==> flow/design.v <==
module LASER(
	CLK,
	RST,
	X,
	Y,
	C1X,
	C1Y,
	C2X,
	C2Y,
	DONE
);
input 		    CLK, RST;
input [3:0]         X, Y;
output reg	    DONE;
output reg [3:0]    C1X, C1Y, C2X, C2Y;
parameter    s_idle    = 'd0,
	     s_input   = 'd1,
	     s_circle1 = 'd2,
             s_circle2 = 'd3,
	     s_check   = 'd4,
	     s_output  = 'd5;
integer    i,j;
reg 	     map[0:15][0:15];
reg [2:0]    current_state, next_state;
reg [5:0]    cover_num1, best_num1, cover_num2, best_num2, previous_sum; 	
reg [6:0]    cnt, cnt1;
reg signed [4:0]    bias_x, bias_y;
reg signed [4:0]    cur_x, cur_y, cir1_x, cir1_y, cir2_x, cir2_y;
reg signed [4:0]    best_x1, best_y1, best_x2, best_y2;
reg signed [4:0]    last_x1, last_y1, last_x2, last_y2;
wire	convergence, search_finish, delay_flag;
wire    outside_x1, outside_y1, outside_x2, outside_y2;
wire signed[5:0]    dis1, dis2; 		
assign dis1 = (cur_x-cir1_x)*(cur_x-cir1_x) + (cur_y-cir1_y)*(cur_y-cir1_y);
assign dis2 = (cur_x-cir2_x)*(cur_x-cir2_x) + (cur_y-cir2_y)*(cur_y-cir2_y);
assign search_finish = (cnt == 'd63 && cnt1 == 'd80);
assign delay_flag = (cnt1 == 'd80);
assign convergence = (best_num1 + best_num2 <= previous_sum );
assign outside_x1 = (cir1_x + bias_x > 'd15 || cir1_x + bias_x < 0);
assign outside_y1 = (cir1_y + bias_y > 'd15 || cir1_y + bias_y < 0);
assign outside_x2 = (cir2_x + bias_x > 'd15 || cir2_x + bias_x < 0);
assign outside_y2 = (cir2_y + bias_y > 'd15 || cir2_y + bias_y < 0);
always@(posedge CLK) begin
        if(RST)	
            current_state <= s_idle;
        else	
	    current_state <= next_state;
end
always@(*) begin
        next_state = current_state;
        case(current_state)
            s_idle   : 			     next_state = s_input;
	    s_input  :  if(cnt == 'd39)	     next_state = s_circle1;
	    s_circle1:  if(search_finish)    next_state = s_circle2;
	    s_circle2:  if(search_finish)    next_state = s_check;
	    s_check  :  if(convergence)	     next_state = s_output;
	                else	             next_state = s_circle2;
	    s_output : 			     next_state = s_input;
        endcase
end
always@(posedge CLK) begin
        case(current_state)
            s_idle   :  if(RST)			       cnt <= 'd0;  
	    s_input  :  if(cnt == 'd39)		       cnt <= 'd0;
		        else 			       cnt <= cnt+1;
	    s_circle1:  if(next_state == s_circle2)    cnt <= 'd0;
		        else if(delay_flag)	       cnt <= cnt+1;
	    s_circle2:  if(next_state == s_check)      cnt <= 'd0;     
	                else if(delay_flag)	       cnt <= cnt+1;
	    s_output :				       cnt <= 'd0;					
        endcase
end
always@(posedge CLK) begin
        case(current_state)
            s_idle   :  if(RST)		  cnt1 <= 'd0;  
	    s_circle1:  if(delay_flag)    cnt1 <= 'd0;
	                else 		  cnt1 <= cnt1+1;
	    s_circle2:  if(delay_flag)	  cnt1 <= 'd0;
		        else 		  cnt1 <= cnt1+1;
	    s_output :			  cnt1 <= 'd0;
    endcase
end
always@(posedge CLK) begin
        case(current_state)
            s_idle   : if(RST)
		           for(i=0;i<16;i=i+1)
		               for(j=0;j<16;j=j+1)
		                   map[i][j] <= 'd0;
	    s_input  : map[X][Y] <= 'd1;
	    s_output : for(i=0;i<16;i=i+1)
		           for(j=0;j<16;j=j+1)
			       map[i][j] <= 'd0;		
        endcase
end
always@(posedge CLK) begin
	case(current_state)
		s_idle   : if(RST)    cur_x <= 0;
		s_circle1: 	      cur_x <= (outside_x1) ? 0 : cir1_x + bias_x;
		s_circle2:	      cur_x <= (outside_x2) ? 0 : cir2_x + bias_x;
		s_output : 	      cur_x <= 0;
	endcase
end
always@(posedge CLK) begin
	case(current_state)
		s_idle   : if(RST)    cur_y <= 0;
		s_circle1: 	      cur_y <= (outside_y1) ? 0 : cir1_y + bias_y;
		s_circle2:	      cur_y <= (outside_y2) ? 0 : cir2_y + bias_y;
		s_output : 	      cur_y <= 0;
	endcase
end
always@(posedge CLK) begin
	case(current_state)
	    s_idle   : 	if(RST)    
                            begin	
                                cir1_x <= 2; 			
                                cir1_y <= 0; 		 	
                            end
	    s_circle1:  if(delay_flag)			
			    begin	
			        if(cir1_x == 'd14)	
                                    begin	
                                        cir1_x <= 2; 			
                                        cir1_y <= cir1_y+2; 	
                                    end
			        else				
                                    begin	
                                        cir1_x <= cir1_x + 2;
				    end
			     end
			 else if(delay_flag)		
                             begin	
                                 cir1_x <= cir1_x + 2;
			     end 
	     s_check  :  if(!convergence)
		             begin   
                                 cir1_x <= best_x2;
		                 cir1_y <= best_y2;
		             end  
	     s_output :	 begin	
                             cir1_x <= 2; 			
                             cir1_y <= 0;
 			 end
	 endcase
end
always@(posedge CLK) begin
	case(current_state)
	    s_idle   : 	if(RST)					
                            begin
                                cir2_x <= 2; 			
                                cir2_y <= 0; 			
                            end
	    s_circle2:  if(delay_flag)
			    begin	
			        if(cir2_x == 'd14)	
                                    begin	
                                        cir2_x <= 2; 			
                                        cir2_y <= cir2_y+2;
                                    end
				else
				    begin
                                	cir2_x <= cir2_x + 2;
				    end
			     end
	    s_check  :  if(!convergence)
		            begin	
                                cir2_x <= 2; 			
                                cir2_y <= 0; 			
                            end
	    s_output :	
		        begin	
                            cir2_x <= 2; 			
                            cir2_y <= 0; 			
                        end
	endcase
end
always@(posedge CLK) begin
	case(current_state)
	    s_idle   :  if(RST)					
                            begin	
                                best_x1 <= 0; 
                                best_y1 <= 0; 												
                            end
	    s_circle1:  if(delay_flag)			
                            begin	
                                best_x1 <= (cover_num1 > best_num1) ? cir1_x : best_x1;
				best_y1 <= (cover_num1 > best_num1) ? cir1_y : best_y1;
                            end
	    s_check  :  if(!convergence)		
                            begin	
                                best_x1 <= best_x2;
			        best_y1 <= best_y2;										
                            end
	    s_output :							
                            begin	
                                best_x1 <= 0; 
				best_y1 <= 0; 												
                            end
	endcase
end
always@(posedge CLK) begin
	case(current_state)
            s_idle   : 	if(RST)					
                            begin
	                        best_x2 <= 0; 
				best_y2 <= 0;
 			    end
	    s_circle2:  if(delay_flag)			
                            begin
                         	best_x2 <= (cover_num2 > best_num2) ? cir2_x : best_x2;
				best_y2 <= (cover_num2 > best_num2) ? cir2_y : best_y2;
                            end 
	    s_output :	begin	
                            best_x2 <= 0; 
			    best_y2 <= 0; 	
                        end
	endcase
end
always@(posedge CLK) begin
	case(current_state)
	    s_idle   : if(RST) 					
                           bias_x <= -'d4;
	    s_circle1: if(bias_x == 'd4)
		           bias_x <= -'d4;
		       else
			   bias_x <= bias_x+1;
	    s_circle2: if(bias_x == 'd4)		
                           bias_x <= -'d4;
		       else	
			   bias_x <= bias_x+1;
	    s_output : bias_x <= -'d4;
	endcase
end
always@(posedge CLK) begin
	case(current_state)
	    s_idle   : if(RST) 					
                           bias_y <= -'d4;
	    s_circle1: if(delay_flag)			
                           bias_y <= -'d4;
		       else if(bias_x == 'd4)	
                           bias_y <= bias_y+1;	 			
	    s_circle2: if(delay_flag)			
                           bias_y <= -'d4;
		       else if(bias_x == 'd4)	
                           bias_y <= bias_y+1;	
	    s_output : bias_y <= -'d4;
	endcase
end
always@(posedge CLK) begin
	case(current_state)
	    s_idle   : if(RST) 												
                           cover_num1 <= 'd0;
	    s_circle1: if(delay_flag)										
                           cover_num1 <= 'd0;
		       else if(outside_x1 || outside_y1)					
                           cover_num1 <= cover_num1;
		       else if(dis1 <= 'sd16  && map[cur_x][cur_y] == 'd1)	
                           cover_num1 <= cover_num1+1;					 
	    s_output : 						 								
                       cover_num1 <= 'd0;
	endcase
end
always@(posedge CLK) begin
	case(current_state)
	    s_idle   : if(RST) 												
                           best_num1 <= 'd0;
	    s_circle1: if(delay_flag)										
                           best_num1 <= (cover_num1 > best_num1) ? cover_num1 : best_num1;					
	    s_check  : if(!convergence)										
                           best_num1 <= best_num2;		
	    s_output : 														
                           best_num1 <= 'd0;
	endcase
end
always@(posedge CLK) begin
	case(current_state)
	    s_idle   : if(RST) 												
                           cover_num2 <= 'd0;				
	    s_circle2: if(delay_flag)										
                           cover_num2 <= 'd0;
		       else if(outside_x2 || outside_y2)					
                           cover_num2 <= cover_num2;
		       else if(dis2 <= 'sd16  && map[cur_x][cur_y] == 'd1)	
                           cover_num2 <= (dis1 > 'sd16) ? cover_num2+1 : cover_num2;	
	    s_output : 														
                       cover_num2 <= 'd0;
	endcase
end
always@(posedge CLK) begin
	case(current_state)
	    s_idle   : if(RST) 												
                           best_num2 <= 'd0;				
	    s_circle2: if(delay_flag)										
                           best_num2 <= (cover_num2 > best_num2) ? cover_num2 : best_num2;
	    s_check	 : if(!convergence)										
                           best_num2 <= 'd0;
	    s_output : 														
                           best_num2 <= 'd0;
	endcase
end
always@(posedge CLK) begin
	case(current_state)
	    s_idle   : if(RST) 	           previous_sum <= 'd0;				
	    s_check  : if(!convergence)    previous_sum <= best_num1 + best_num2;	
	    s_output : 		           previous_sum <= 'd0;
	endcase
end
always@(posedge CLK) begin
	if(current_state == s_check && !convergence)
	begin
	    last_x1 <= best_x1;
	    last_y1 <= best_y1;
	    last_x2 <= best_x2;
	    last_y2 <= best_y2;
	end
	else if(current_state == s_output)
	begin
            last_x1 <= 'd0;
	    last_y1 <= 'd0;
	    last_x2 <= 'd0;
	    last_y2 <= 'd0;
	end
end
always@(posedge CLK) begin
	if(next_state == s_output)    DONE <= 'd1;
	else			      DONE <= 'd0;
end
always@(posedge CLK) begin
	if(next_state == s_output) 
	begin
	    C1X <= last_x1[3:0];
	    C1Y <= last_y1[3:0];
	    C2X <= last_x2[3:0];
	    C2Y <= last_y2[3:0];
	end
	else
	begin
	    C1X <= 'd0;
	    C1Y <= 'd0;
	    C2X <= 'd0;
	    C2Y <= 'd0;
	end
end
endmodule 
======== Step by step through the tools: LASER ========
Tool output for the design above before and after an edit, in the order of the flow.
Lines under "before" count in the file above, lines under "after" in the edited file.
"difference" is "after" less "before", of the values as shown.
Library cell names are shortened.
A cell with n/a has no value.
inputs
  top ..................................... LASER
  clock input ............................. CLK
  standard-cell library ................... sky130hd
  corner .................................. tt_025C_1v80

======== Diff ========
Unified diff, file above to edited file.
A script made this edit. It changes what the design does and was not meant as an optimisation.
begin of diff
@@ -3,5 +3,5 @@
 	RST,
 	X,
-	Y,
+	Y_pin,
 	C1X,
 	C1Y,
@@ -11,7 +11,9 @@
 );
 input 		    CLK, RST;
-input [3:0]         X, Y;
+input [3:0]         X, Y_pin;
 output reg	    DONE;
 output reg [3:0]    C1X, C1Y, C2X, C2Y;
+reg [3:0] Y;
+always @(posedge CLK) Y <= Y_pin;
 parameter    s_idle    = 'd0,
 	     s_input   = 'd1,
end of diff

======== Elaborated design ========
Source: Yosys, flattened and elaborated, memories not mapped. Widths are those after wreduce. Registers that Yosys merges into a memory's read port (data or address) are not register bits. Print and check cells do not count.
Memory sizes are those after Yosys's memory passes, which may raise the word count (mostly to a power of two), join words into wider ones and drop unused or constant bits.
bit counts
  element                     before  after  difference
  register bits               138     142    +4
  input bits                  10      10     0
  bits in writable memories   256     256    0
  memory cells                1       1      0
  cells after elaboration     238     239    +1
  output and inout port bits  17      17     0
cells by class
  element                           before  after  difference
  add/sub/neg operators             27      27     0
  equality and inequality tests     28      28     0
  bitwise logic cells               7       7      0
  multipliers                       4       4      0
  order comparisons                 14      14     0
  reductions and logical operators  35      35     0
  mux-type cells                    93      93     0
operators by type and width
  kind                                                 before  after  difference
  two-way mux 5 bit                                    26      26     0
  two-way mux 6 bit                                    15      15     0
  two-way mux 4 bit                                    10      10     0
  adder 5 x 5 -> 6 bit                                 8       8      0
  != test 2 bit (second input constant)                8       8      0
  OR 1 bit                                             7       7      0
  logical OR 1 bit                                     6       6      0
  two-way mux 1 bit                                    6       6      0
  two-way mux 7 bit                                    6       6      0
  parallel mux 5 bit (select 4 bit)                    6       6      0
  AND reduction 5 bit                                  5       5      0
  adder 5 x 3 -> 5 bit (second input constant)         4       4      0
  == test 3 bit (second input constant)                4       4      0
  > comparator 6 x 4 -> 1 bit (second input constant)  4       4      0
  logical AND 1 bit                                    4       4      0
  < comparator 6 x 1 -> 1 bit (second input constant)  4       4      0
  multiplier 6 x 6 -> 6 bit                            4       4      0
  two-way mux 3 bit                                    4       4      0
  != test 3 bit (second input constant)                4       4      0
  parallel mux 5 bit (select 3 bit)                    4       4      0
  AND reduction 4 bit                                  4       4      0
  subtractor 5 x 5 -> 6 bit                            4       4      0
  adder 6 bit                                          3       3      0
  == test 3 x 2 -> 1 bit (second input constant)       3       3      0
  parallel mux 6 bit (select 3 bit)                    3       3      0
  nonzero test 3 bit                                   3       3      0
  nonzero test 4 bit                                   3       3      0
  adder 5 x 2 -> 5 bit (second input constant)         2       2      0
The list need not be complete.

======== Longest topological paths ========
Depth = most cells in a row (Yosys ltp): at word level without a register or memory, in the mapped netlist without a sequential cell, where the memories' decode and read muxes count.
logic depth
  element                        before  after  difference
  depth in word-level cells      9       9      0
  ABC_AREA                       0       0      n/a
  gate-level depth with buffers  25      25     0
  depth with buffers taken out   25      25     0

======== Mapped cells and area ========
The flow's flattened synthesis, as Yosys stat reports it; memories are mapped. The netlist is that of the ABC_AREA named above (0 if unset); the other value can give another one.
cells by type
  cell type  before  after  difference
  mux2i_1    5       21     +16
  and3_1     28      14     -14
  nand2_1    313     301    -12
  mux4_2     60      52     -8
  and2_1     38      46     +8
  clkbuf_1   76      83     +7
  o21ai_0    248     254    +6
  nor2_1     78      84     +6
  dfxtp_1    278     282    +4
  buf_2      13      9      -4
  o21a_1     10      6      -4
  mux2_2     5       9      +4
  a221oi_1   1       5      +4
  o221ai_1   0       4      +4
  a2111oi_0  6       9      +3
  o22ai_1    5       8      +3
  mux4_1     3       0      -3
  a211oi_1   1       4      +3
The list need not be complete.
synthesis totals
  element                           before     after      difference
  flip-flop cells                   384        388        +4
  sequential area (mm^2)            0.0087484  0.0088285  +0.0000801
  buffers                           106        107        +1
  cell area after synthesis (mm^2)  0.0183776  0.0183701  -0.0000075
  mapped cells                      1,811      1,824      +13

======== Path before layout ========
Source: OpenSTA report_checks on the synthesized netlist (no wires, ideal clock, input and output delay 20% of the period each), path of least setup slack; recovery checks are left aside. Register names are those of the netlist, which keeps one name where synthesis merged equal registers.
timing path after synthesis
  element                        before                  after                   difference
  path kind                      register to register    register to register    n/a
  from                           register cur_x[1]       register cur_x[1]       n/a
  to                             register cover_num1[0]  register cover_num2[0]  n/a
  arrival time (ns)              5.152                   5.019                   -0.133
  stages on the path             22                      23                      +1
  slack (ns)                     0.488                   0.624                   +0.136
  required time (ns)             5.640                   5.643                   +0.003
  path buffers                   0                       0                       0
  library setup time (ns)        0.360                   0.357                   -0.003
  delay of the path (ns)         5.512                   5.376                   -0.136
  clock period (ns)              6.0                     6.0                     0.0
  time at the first pin (ns)     0.000                   0.000                   0.000
  synthesis period reached (ns)  5.512                   5.376                   -0.136
"delay of the path" = arrival - input delay + setup time.
"stages on the path" counts driving pins, that of a launching flip-flop among them; a cell with two outputs on the path counts twice.
"synthesis period reached" is the clock period less the worst setup slack; recovery checks do not enter. This is arithmetic on one report: input and output delays are still those of the set period (20% each).
Between the ends stands the longest chain of elaborated cells between them, by number of cells; it is not shown to be the way that was timed. Of several equally long chains one is given.
Each line given opens the expression or statement behind the cell; cells for indexed reads and writes are added by Yosys, which also makes memories of some case tables.
A register here has more assigning lines than the two given.
before: Only ways into the end's enable, where the timed path ends, are counted here.
on the way, after synthesis, before
  cells stage by stage .................... edfxtp_1 > fa_1 > a21o_1 > a21oi_1 > xnor2_1 > nand2_1 > fa_1 > inv_1 > ha_1 > fa_1 > ha_1 > inv_1 > fa_1 > inv_1 > ha_1 > xnor2_1 > xnor2_1 > xnor2_1 > xnor2_1 > nor2_1 > or3_1 > o21bai_1
  length of the longest elaborated chain .. 7
  elaborated cells between the ends (all ways) .. 9
  classes of those cells .................. add/sub (3); mul (1); compare (1); eq/ne (1); reduce/logical (2); memory (1)
RTL lines, path after synthesis, before
  element                    RTL line  RTL
  start, declared            28        reg signed [4:0]    cur_x, cur_y, cir1_x, cir1_y, cir2_x, cir2_y;
  start, assigned            98        s_circle1: cur_x <= (outside_x1) ? 0 : cir1_x + bias_x;
  start, assigned            99        s_circle2: cur_x <= (outside_x2) ? 0 : cir2_x + bias_x;
  subtractor 5 x 5 -> 6 bit  34        assign dis1 = (cur_x-cir1_x)*(cur_x-cir1_x) + (cur_y-cir1_y)*(cur_y-cir1_y);
  multiplier 6 x 6 -> 6 bit  34
  adder 6 bit                34
  <= comparator 6 bit        256       else if(dis1 <= 'sd16 && map[cur_x][cur_y] == 'd1)
  logical AND 1 bit          256
  != test 3 bit              n/a
  AND reduction 4 bit        n/a
  end, assigned              255       cover_num1 <= cover_num1;
  end, assigned              257       cover_num1 <= cover_num1+1;
  end, declared              25
after: Only ways into the end's enable, where the timed path ends, are counted here.
on the way, after synthesis, after
  cells stage by stage .................... edfxtp_1 > fa_1 > a21o_1 > a21oi_1 > xnor2_1 > nand2_1 > fa_1 > inv_1 > ha_1 > fa_1 > ha_1 > inv_1 > fa_1 > inv_1 > ha_1 > xnor2_1 > xnor2_1 > xnor2_1 > xnor2_1 > nand3_1 > nor3_1 > o21ai_0 > o21ai_1
  length of the longest elaborated chain .. 7
  elaborated cells between the ends (all ways) .. 14
  classes of those cells .................. add/sub (5); mul (2); compare (2); eq/ne (2); reduce/logical (2); memory (1)
RTL lines, path after synthesis, after
  element                    RTL line  RTL
  start, declared            30        reg signed [4:0]    cur_x, cur_y, cir1_x, cir1_y, cir2_x, cir2_y;
  start, assigned            100       s_circle1: cur_x <= (outside_x1) ? 0 : cir1_x + bias_x;
  start, assigned            101       s_circle2: cur_x <= (outside_x2) ? 0 : cir2_x + bias_x;
  subtractor 5 x 5 -> 6 bit  37        assign dis2 = (cur_x-cir2_x)*(cur_x-cir2_x) + (cur_y-cir2_y)*(cur_y-cir2_y);
  multiplier 6 x 6 -> 6 bit  37
  adder 6 bit                37
  <= comparator 6 bit        284       else if(dis2 <= 'sd16 && map[cur_x][cur_y] == 'd1)
  logical AND 1 bit          284
  != test 5 bit              n/a
  AND reduction 5 bit        n/a
  end, assigned              283       cover_num2 <= cover_num2;
  end, assigned              285       cover_num2 <= (dis1 > 'sd16) ? cover_num2+1 : cover_num2;
  end, declared              27

======== Timing after layout ========
From the final timing report of each run of pair 1: the path of least setup slack in the routed layout; clock arrival at registers is part of the times.
timing path after layout
  element                     before                  after                   difference
  path kind                   register to register    register to register    n/a
  from                        register cur_x[1]       register cur_x[1]       n/a
  to                          register cover_num2[3]  register cover_num2[5]  n/a
  stages on the path          25                      24                      -1
  arrival time (ns)           5.91                    5.74                    -0.17
  required time (ns)          6.13                    6.08                    -0.05
  slack (ns)                  0.21                    0.34                    +0.13
  library setup time (ns)     0.23                    0.28                    +0.05
  clock period (ns)           5.79                    5.79                    0.00
  path buffers                3                       3                       0
  time at the first pin (ns)  0.56                    0.57                    +0.01
Between the ends stands the longest chain of elaborated cells between them, by number of cells; it is not shown to be the way that was timed. Of several equally long chains one is given.
A register here has more assigning lines than the two given.
before: Only ways into the end's enable, where the timed path ends, are counted here.
on the way, after layout, before
  cells stage by stage .................... edfxtp_1 > buf_6 > buf_4 > inv_1 > ha_1 > fa_1 > xnor2_1 > nand2b_1 > fa_1 > inv_1 > ha_1 > fa_1 > ha_1 > inv_1 > fa_1 > inv_1 > ha_1 > xnor2_1 > xnor2_1 > xnor2_1 > xnor2_1 > nand3_1 > nand3_1 > o21ai_1 > buf_4
  length of the longest elaborated chain .. 7
  elaborated cells between the ends (all ways) .. 14
  classes of those cells .................. add/sub (5); mul (2); compare (2); eq/ne (2); reduce/logical (2); memory (1)
RTL lines, path after layout, before
  element                    RTL line  RTL
  start, declared            28        reg signed [4:0]    cur_x, cur_y, cir1_x, cir1_y, cir2_x, cir2_y;
  start, assigned            98        s_circle1: cur_x <= (outside_x1) ? 0 : cir1_x + bias_x;
  start, assigned            99        s_circle2: cur_x <= (outside_x2) ? 0 : cir2_x + bias_x;
  subtractor 5 x 5 -> 6 bit  35        assign dis2 = (cur_x-cir2_x)*(cur_x-cir2_x) + (cur_y-cir2_y)*(cur_y-cir2_y);
  multiplier 6 x 6 -> 6 bit  35
  adder 6 bit                35
  <= comparator 6 bit        282       else if(dis2 <= 'sd16 && map[cur_x][cur_y] == 'd1)
  logical AND 1 bit          282
  != test 5 bit              n/a
  AND reduction 5 bit        n/a
  end, assigned              281       cover_num2 <= cover_num2;
  end, assigned              283       cover_num2 <= (dis1 > 'sd16) ? cover_num2+1 : cover_num2;
  end, declared              25
after: Only ways into the end's enable, where the timed path ends, are counted here.
on the way, after layout, after
  cells stage by stage .................... edfxtp_1 > buf_6 > buf_4 > inv_1 > ha_1 > fa_1 > xnor2_1 > nand2b_1 > fa_1 > inv_1 > ha_1 > fa_1 > ha_1 > inv_1 > fa_1 > inv_1 > ha_1 > xnor2_1 > xnor2_1 > xnor2_1 > xnor2_1 > o21ai_2 > o21ai_1 > buf_4
  length of the longest elaborated chain .. 7
  elaborated cells between the ends (all ways) .. 14
  classes of those cells .................. add/sub (5); mul (2); compare (2); eq/ne (2); reduce/logical (2); memory (1)
RTL lines, path after layout, after
  element                    RTL line  RTL
  start, declared            30        reg signed [4:0]    cur_x, cur_y, cir1_x, cir1_y, cir2_x, cir2_y;
  start, assigned            100       s_circle1: cur_x <= (outside_x1) ? 0 : cir1_x + bias_x;
  start, assigned            101       s_circle2: cur_x <= (outside_x2) ? 0 : cir2_x + bias_x;
  subtractor 5 x 5 -> 6 bit  37        assign dis2 = (cur_x-cir2_x)*(cur_x-cir2_x) + (cur_y-cir2_y)*(cur_y-cir2_y);
  multiplier 6 x 6 -> 6 bit  37
  adder 6 bit                37
  <= comparator 6 bit        284       else if(dis2 <= 'sd16 && map[cur_x][cur_y] == 'd1)
  logical AND 1 bit          284
  != test 5 bit              n/a
  AND reduction 5 bit        n/a
  end, assigned              283       cover_num2 <= cover_num2;
  end, assigned              285       cover_num2 <= (dis1 > 'sd16) ? cover_num2+1 : cover_num2;
  end, declared              27

======== Measured runs ========
Runs of the flow (Yosys, OpenROAD) on both versions; the two runs of a pair have the same settings. The constraints put input and output delay at 20% of the set period each and load the outputs with 0.01 pF.
flow settings, pair 1
  period_ns ............................... 5.79
  CAP_MARGIN .............................. 20
  CORE_MARGIN ............................. 2
  CORE_UTILIZATION ........................ 40
  SLEW_MARGIN ............................. 20
results, pair 1
  element                                   before     after      difference
  period achieved (ns)                      5.576      5.452      -0.124
  utilization in the final report           0.456      0.452      -0.004
  std-cell area (final layout) (mm^2)       0.0206999  0.0205172  -0.0001827
  die footprint (mm^2)                      0.0476745  0.0476549  -0.0000196
  chip area after synthesis (Yosys) (mm^2)  0.0183776  0.0183701  -0.0000075
  total negative setup slack (ns)           0.000      0.000      0.000
  setup slack of the worst path (ns)        0.214      0.338      +0.124
  worst hold slack (ns)                     0.444      0.416      -0.028
  power consumption (W)                     0.006469   0.006291   -0.000178
flow settings, pair 2
  CELL_PAD_IN_SITES_GLOBAL_PLACEMENT ...... 1
  CORE_UTILIZATION ........................ 30
  PLACE_DENSITY ........................... 0.54
  SETUP_SLACK_MARGIN ...................... -0.19
  period_ns ............................... 3.32
  CAP_MARGIN .............................. 20
  CORE_MARGIN ............................. 2
  SLEW_MARGIN ............................. 20
results, pair 2
  element                                   before     after      difference
  period achieved (ns)                      5.348      5.284      -0.064
  utilization in the final report           0.368      0.37       +0.002
  std-cell area (final layout) (mm^2)       0.0222438  0.0224002  +0.0001564
  die footprint (mm^2)                      0.0632548  0.0632296  -0.0000252
  chip area after synthesis (Yosys) (mm^2)  0.0183776  0.0183701  -0.0000075
  total negative setup slack (ns)           -25.148    -27.376    -2.228
  setup slack of the worst path (ns)        -2.028     -1.964     +0.064
  worst hold slack (ns)                     0.447      0.439      -0.008
  power consumption (W)                     0.011594   0.011692   +0.000098
"period achieved" = clock period - worst setup slack. The figure is calculated, with input and output delays left at 20% of the set period.
"power consumption" is the tool's figure for a default switching activity; nothing was simulated.
